==> flow/design.v <==
`timescale 1ns / 1ps
module DilatedCausal1DConv #(
    parameter integer DILATION_FACTOR = 2,
    parameter integer KERNEL_SIZE = 3,
    parameter integer INPUT_CHANNELS = 16,
    parameter integer OUTPUT_CHANNELS = 16
)(
    input clk,
    input reset,
    input wire [INPUT_CHANNELS*8-1:0] x,  
    output reg [OUTPUT_CHANNELS*8-1:0] y,  
    input h_write,
    input [7:0] h_index_channel,
    input [7:0] h_index_filter,
    input [7:0] h_value    
    );
    localparam integer TAPS = DILATION_FACTOR*(KERNEL_SIZE-1) + 1;
    reg signed [7:0] h [0:INPUT_CHANNELS*KERNEL_SIZE-1];        
    reg signed [7:0] x_delay [0:INPUT_CHANNELS*TAPS-1];          
    reg signed [15:0] mul [0:INPUT_CHANNELS*KERNEL_SIZE-1];
    reg signed [15:0] sum [0:OUTPUT_CHANNELS-1];
    integer i,j;
    always @(posedge clk or posedge reset) begin
        if(reset) begin
        for(i = 0; i <= INPUT_CHANNELS-1; i= i+1) begin
            for (j = 0; j <= (DILATION_FACTOR*(KERNEL_SIZE-1)); j = j + 1) begin
                x_delay[i*TAPS+j] <= 8'sh0;
            end           
        end
    end
        else begin
        for(i = 0; i <= INPUT_CHANNELS-1; i= i+1) begin
            for(j=(DILATION_FACTOR*(KERNEL_SIZE-1)); j>0; j=j-1) begin
                x_delay[i*TAPS+j] <= x_delay[i*TAPS+j-1];
            end
            x_delay[i*TAPS] <= x[i*8 +: 8];
        end
    end
end
    always @ (posedge clk or posedge reset) begin  
        if(reset) begin
            for(i = 0; i <= INPUT_CHANNELS-1; i= i+1) begin
                for(j=0; j<KERNEL_SIZE; j=j+1) begin
                    h[i*KERNEL_SIZE+j] <= 8'd1 + j;
                end
            end
        end
        else begin
            for(i = 0; i <= INPUT_CHANNELS-1; i= i+1) begin
                for(j=0; j<KERNEL_SIZE; j=j+1) begin
                    if(h_write == 1 && h_index_channel == i && h_index_filter == j) begin
                        h[i*KERNEL_SIZE+j] <= h_value;
                    end
                end
            end
        end
    end    
always @(*) begin
    for(i = 0; i <= INPUT_CHANNELS-1; i= i+1) begin
        sum[i] = 0;
        for (j = 0; j < KERNEL_SIZE; j = j + 1) begin
            sum[i] = sum[i] + mul[i*KERNEL_SIZE+j];
        end
     end
end
always @(*) begin
    for(i = 0; i <= INPUT_CHANNELS-1; i= i+1) begin
        for(j=0; j< KERNEL_SIZE; j = j + 1) begin
            mul[i*KERNEL_SIZE+j] = x_delay[i*TAPS+DILATION_FACTOR * j] * h[i*KERNEL_SIZE+j];
        end
    end
end
always @(posedge clk or posedge reset) begin
    if (reset) begin
        for(i = 0; i <= OUTPUT_CHANNELS-1; i= i+1) begin
            y[i*8 +: 8] <= 8'sh0;
        end
    end
    else begin
        for(i = 0; i <= OUTPUT_CHANNELS-1; i= i+1) begin
            if(sum[i] >= 127) begin
                y[i*8 +: 8] <= 8'd127;
            end
            else if(sum[i] <=-128) begin
                y[i*8 +: 8] <= -8'd128;
            end
            else begin
                y[i*8 +: 8] <= sum[i][7:0];
            end
        end    
    end
end
endmodule
From RTL to reports: DilatedCausal1DConv
Tool output for the design above, in the order of the flow.
Lines are those of the file above, counted from 1.
Operators: Yosys type, input widths -> output width; for muxes data width and select width s.
Library cell names are shortened.
{"block": "inputs", "top": "DilatedCausal1DConv", "clock_port": "clk", "lib": "sky130hd", "lib_corner": "tt_025C_1v80"}

Word-level counts
Source: Yosys, flattened and elaborated. Widths are those after wreduce; folded enables and synchronous resets count as part of the registers. Registers that Yosys merges into a memory's read port (data or address) are not register bits. Print and check cells do not count. Equal cells are merged and count once.
{"block": "bits", "ff_bits": 1152, "in_bits": 155, "output_inout_bits": 128, "elab_cells": 356}
{"block": "op_classes", "add_sub_neg": 32, "multipliers": 48, "n_cmp": 32, "equal": 17, "n_mux": 32, "reduce_and_logical": 66}
{"block": "op_table", "operator": "$mul 8x8->16", "n": 48}
{"block": "op_table", "operator": "$add 16x16->16", "n": 32}
{"block": "op_table", "operator": "$ge 16x8->1 const B", "n": 16}
{"block": "op_table", "operator": "$le 16x8->1 const B", "n": 16}
{"block": "op_table", "operator": "$mux 8", "n": 32}
{"block": "op_table", "operator": "$logic_and 1x1->1", "n": 64}
{"block": "op_table", "operator": "$eq 8x4->1 const B", "n": 8}
{"block": "op_table", "operator": "$eq 8x3->1 const B", "n": 4}
{"block": "op_table", "operator": "$eq 8x2->1 const B", "n": 3}
{"block": "op_table", "operator": "$eq 8x1->1 const B", "n": 2}
{"block": "op_table", "operator": "$logic_not 8->1", "n": 2}

Longest topological paths
Depth = most cells in a row (Yosys ltp): at word level without a register or memory, in the mapped netlist without a sequential cell, where the memories' decode and read muxes count.
{"block": "logic_depth", "depth_word": 6, "ABC_AREA": 0, "ltp_mapped": 25, "ltp_nobuf": 24}

Synthesis result
Source: synth_stat.txt of the flow (Yosys; design flattened, memories mapped). It holds for the ABC_AREA given above (unset counts as 0); a run with the other value may have another netlist.
Totals and module areas in this step are rounded.
{"block": "mapped", "cells": 15122, "yosys_area_um2": 159400, "ffs": 1152}
{"block": "by_type", "cell": "fa_1", "n": 3408, "type_area_um2": 6.82E+04}
{"block": "by_type", "cell": "dfrtp_1", "n": 1088, "type_area_um2": 2.72E+04}
{"block": "by_type", "cell": "inv_1", "n": 4130, "type_area_um2": 1.55E+04}
{"block": "by_type", "cell": "ha_1", "n": 1168, "type_area_um2": 1.46E+04}
{"block": "by_type", "cell": "and2_1", "n": 1623, "type_area_um2": 1.02E+04}
{"block": "by_type", "cell": "nand2_1", "n": 1178, "type_area_um2": 4.42E+03}
{"block": "by_type", "cell": "mux2_2", "n": 356, "type_area_um2": 4.01E+03}
{"block": "by_type", "cell": "xnor2_1", "n": 408, "type_area_um2": 3.57E+03}
{"block": "by_type", "cell": "dfstp_2", "n": 64, "type_area_um2": 1.68E+03}
{"block": "by_type", "cell": "nor2_1", "n": 335, "type_area_um2": 1.26E+03}
{"block": "by_type", "cell": "nand2b_1", "n": 195, "type_area_um2": 1219.92}
{"block": "by_type", "cell": "xor2_1", "n": 95, "type_area_um2": 832.048}
{"block": "by_type", "cell": "o21a_1", "n": 87, "type_area_um2": 653.126}
{"block": "by_type", "cell": "o21ai_0", "n": 128, "type_area_um2": 640.614}
{"block": "by_type", "cell": "a21oi_1", "n": 123, "type_area_um2": 615.59}
{"block": "by_type", "cell": "a21o_1", "n": 70, "type_area_um2": 525.504}
{"block": "by_type", "cell": "clkbuf_1", "n": 113, "type_area_um2": 424.157}
{"block": "by_type", "cell": "nor3_1", "n": 72, "type_area_um2": 360.346}
Not listed: further types 64, cells in them 481.

Worst setup path after synthesis
Source: OpenSTA report_checks on the synthesized netlist (no wires, ideal clock, input and output delay 20% of the period each), path of least setup slack; recovery checks are left aside. Register names are those of the netlist, which keeps one name where synthesis merged equal registers.
{"block": "synth_path", "path_kind": "register to register", "from": "register h[29][0]", "to": "register y[76]", "clock_period_ns": 7.0, "setup_ns": 0.127, "launch_ns": 0.000, "arrival_ns": 6.627, "setup_slack_ns": 0.246, "delay_ns": 6.754, "driving_pins": 23, "path_buffers": 0, "period_less_setup_slack_ns": 6.754}
"delay_ns" is the arrival time less input delay plus setup time.
"driving_pins": output pins that drive a net of the path, with the launching flip-flop's if there is one; two outputs of one cell count as two.
"period_less_setup_slack_ns" = period - worst setup slack (recovery checks aside). The figure is calculated, with input and output delays left at 20% of the set period.
The rows between start and end are the longest chain of elaborated cells between them; the timing report does not say that the signal goes this way. Where chains are equally long, one stands for them.
A line is the first line of the expression or statement that the cell stems from. Yosys adds cells for indexed reads and writes and turns some case tables into memories.
A register here has more assigning lines than the two given.
{"block": "synth_between", "cell_sequence": "dfstp_2 nand2_1 fa_1 inv_1 fa_1 inv_1 fa_1 fa_1 inv_1 fa_1 fa_1 inv_1 fa_1 inv_1 ha_1 or4_1 o21ai_0 o31ai_1 a211oi_1 nor3_1 or4_1 and2b_4 or2_2", "elab_chain_cells": 5}
{"block": "synth_rtl", "element": "from (decl)", "line_no": 18, "text": "reg signed [7:0] h [0:INPUT_CHANNELS*KERNEL_SIZE-1];"}
{"block": "synth_rtl", "element": "from (assign)", "line_no": 44, "text": "h[i*KERNEL_SIZE+j] <= 8'd1 + j;"}
{"block": "synth_rtl", "element": "from (assign)", "line_no": 52, "text": "h[i*KERNEL_SIZE+j] <= h_value;"}
{"block": "synth_rtl", "element": "$mul 8x8->16", "line_no": 69, "text": "mul[i*KERNEL_SIZE+j] = x_delay[i*TAPS+DILATION_FACTOR * j] * h[i*KERNEL_SIZE+j];"}
{"block": "synth_rtl", "element": "$add 16x16->16", "line_no": 62, "text": "sum[i] = sum[i] + mul[i*KERNEL_SIZE+j];"}
{"block": "synth_rtl", "element": "$le 16x8->1", "line_no": 84, "text": "else if(sum[i] <=-128) begin"}
{"block": "synth_rtl", "element": "$mux 8", "line_no": 84}
{"block": "synth_rtl", "element": "$mux 8", "line_no": 81, "text": "if(sum[i] >= 127) begin"}
{"block": "synth_rtl", "element": "to (assign)", "line_no": 85, "text": "y[i*8 +: 8] <= -8'd128;"}
{"block": "synth_rtl", "element": "to (assign)", "line_no": 88, "text": "y[i*8 +: 8] <= sum[i][7:0];"}
{"block": "synth_rtl", "element": "to (decl)", "line_no": 11, "text": "output reg [OUTPUT_CHANNELS*8-1:0] y,"}

Path in the finished layout
Path of least setup slack in the final report of run A (OpenROAD, finished layout, wires in). Where an end is a register, its clock arrival counts in the times.
{"block": "layout_path", "path_kind": "register to register", "from": "register h[35][0]", "to": "register y[88]", "clock_period_ns": 10.7, "setup_ns": 0.06, "launch_ns": 0.86, "arrival_ns": 8.66, "setup_slack_ns": 2.85, "driving_pins": 22, "path_buffers": 0}
The rows between start and end are the longest chain of elaborated cells between them; the timing report does not say that the signal goes this way. Where chains are equally long, one stands for them.
A register here has more assigning lines than the two given.
{"block": "layout_between", "cell_sequence": "dfstp_2 nand2_1 fa_1 inv_1 fa_1 inv_1 fa_1 fa_1 inv_1 fa_1 fa_1 inv_1 fa_1 inv_1 ha_1 a2111oi_2 nand4b_1 a2111oi_0 nor3_1 nor4_1 nor2b_1 o21ba_2", "elab_chain_cells": 5}
{"block": "layout_rtl", "element": "from (decl)", "line_no": 18, "text": "reg signed [7:0] h [0:INPUT_CHANNELS*KERNEL_SIZE-1];"}
{"block": "layout_rtl", "element": "from (assign)", "line_no": 44, "text": "h[i*KERNEL_SIZE+j] <= 8'd1 + j;"}
{"block": "layout_rtl", "element": "from (assign)", "line_no": 52, "text": "h[i*KERNEL_SIZE+j] <= h_value;"}
{"block": "layout_rtl", "element": "$mul 8x8->16", "line_no": 69, "text": "mul[i*KERNEL_SIZE+j] = x_delay[i*TAPS+DILATION_FACTOR * j] * h[i*KERNEL_SIZE+j];"}
{"block": "layout_rtl", "element": "$add 16x16->16", "line_no": 62, "text": "sum[i] = sum[i] + mul[i*KERNEL_SIZE+j];"}
{"block": "layout_rtl", "element": "$le 16x8->1", "line_no": 84, "text": "else if(sum[i] <=-128) begin"}
{"block": "layout_rtl", "element": "$mux 8", "line_no": 84}
{"block": "layout_rtl", "element": "$mux 8", "line_no": 81, "text": "if(sum[i] >= 127) begin"}
{"block": "layout_rtl", "element": "to (assign)", "line_no": 85, "text": "y[i*8 +: 8] <= -8'd128;"}
{"block": "layout_rtl", "element": "to (assign)", "line_no": 88, "text": "y[i*8 +: 8] <= sum[i][7:0];"}
{"block": "layout_rtl", "element": "to (decl)", "line_no": 11, "text": "output reg [OUTPUT_CHANNELS*8-1:0] y,"}

Subject: DilatedCausal1DConv on sky130hd, stored results

Hello all,

Record of 5 stored runs of the RTL-to-layout flow on DilatedCausal1DConv, platform sky130hd. The runs are unordered. Constraints: input delay and output delay 20% of the set period each, output load 0.01 pF.
"period_less_ws_ns" = clock period - worst setup slack. The figure is calculated, with input and output delays left at 20% of the set period.
"timing.worst_path_ns" is the time allowed to the run's worst setup path (the clock period less input and output delay, where it has them) less its slack. Clock arrival times count: a late capture clock shortens it, a late launch clock lengthens it.
"power_total_mw" rests on the timing tool's default activity at the inputs, not on a simulated workload.
Measured values are rounded.

{"run": "run A", "settings": { "ABC_AREA": 0, "CAP_MARGIN": 0, "CORE_ASPECT_RATIO": 1.54, "CORE_MARGIN": 9, "CORE_UTILIZATION": 54, "CTS_CLUSTER_DIAMETER": 44, "CTS_CLUSTER_SIZE": 57, "GPL_ROUTABILITY_DRIVEN": 0, "GPL_TIMING_DRIVEN": 0, "HOLD_SLACK_MARGIN": 0.14, "MAX_ROUTING_LAYER": "met5", "MIN_ROUTING_LAYER": "met1", "PLACE_DENSITY_LB_ADDON": 0.09, "SETUP_SLACK_MARGIN": 2.17, "period_ns": 10.7, "SLEW_MARGIN": 20 }, "results": { "timing.worst_path_ns": 7.85, "path_kind": "register to register", "period_less_ws_ns": 7.853, "tns_setup_ns": 0.000, "fin_hold_ws_ns": 0.306, "finalCellArea_um2": 174900, "die_area_um2": 315600, "power_total_mw": 14.08, "layout_utilization_pct": 59.5, "post_synth_area_um2": 159400, "setup_worst_slack_ns": 2.847 }}
{"run": "run B", "settings": { "SETUP_SLACK_MARGIN": 0.15, "period_ns": 6.95, "CAP_MARGIN": 20, "CORE_MARGIN": 2, "CORE_UTILIZATION": 40, "SLEW_MARGIN": 20 }, "results": { "timing.worst_path_ns": 6.84, "path_kind": "register to register", "period_less_ws_ns": 6.839, "tns_setup_ns": 0.000, "fin_hold_ws_ns": 0.312, "finalCellArea_um2": 184000, "die_area_um2": 403700, "power_total_mw": 21.86, "layout_utilization_pct": 46.4, "post_synth_area_um2": 159400, "setup_worst_slack_ns": 0.111 }}
{"run": "run C", "settings": { "period_ns": 6.95, "CAP_MARGIN": 20, "CORE_MARGIN": 2, "CORE_UTILIZATION": 40, "SLEW_MARGIN": 20 }, "results": { "timing.worst_path_ns": 6.88, "path_kind": "register to register", "period_less_ws_ns": 6.884, "tns_setup_ns": 0.000, "fin_hold_ws_ns": 0.313, "finalCellArea_um2": 180500, "die_area_um2": 403700, "power_total_mw": 21.46, "layout_utilization_pct": 45.5, "post_synth_area_um2": 159400, "setup_worst_slack_ns": 0.066 }}
{"run": "run D", "settings": { "CORE_ASPECT_RATIO": 0.64, "CTS_CLUSTER_DIAMETER": 218, "HOLD_SLACK_MARGIN": 0.28, "SETUP_SLACK_MARGIN": 0.51, "period_ns": 7.0, "CAP_MARGIN": 20, "CORE_MARGIN": 2, "CORE_UTILIZATION": 40, "SLEW_MARGIN": 20 }, "results": { "timing.worst_path_ns": 6.85, "path_kind": "register to register", "period_less_ws_ns": 6.853, "tns_setup_ns": 0.000, "fin_hold_ws_ns": 0.322, "finalCellArea_um2": 184000, "die_area_um2": 403800, "power_total_mw": 21.41, "layout_utilization_pct": 46.4, "post_synth_area_um2": 159400, "setup_worst_slack_ns": 0.147 }}
{"run": "run E", "settings": { "ABC_AREA": 0, "CAP_MARGIN": 0, "CORE_ASPECT_RATIO": 1.54, "CORE_MARGIN": 9, "CORE_UTILIZATION": 54, "CTS_CLUSTER_DIAMETER": 44, "CTS_CLUSTER_SIZE": 28, "HOLD_SLACK_MARGIN": 0.14, "MAX_ROUTING_LAYER": "met5", "MIN_ROUTING_LAYER": "met1", "PLACE_DENSITY_LB_ADDON": 0.09, "SETUP_SLACK_MARGIN": 2.17, "period_ns": 10.7, "SLEW_MARGIN": 20 }, "results": { "timing.worst_path_ns": 7.66, "path_kind": "register to register", "period_less_ws_ns": 7.657, "tns_setup_ns": 0.000, "fin_hold_ws_ns": 0.333, "finalCellArea_um2": 173900, "die_area_um2": 315600, "power_total_mw": 14.39, "layout_utilization_pct": 59.2, "post_synth_area_um2": 159400, "setup_worst_slack_ns": 3.043 }}

Thanks
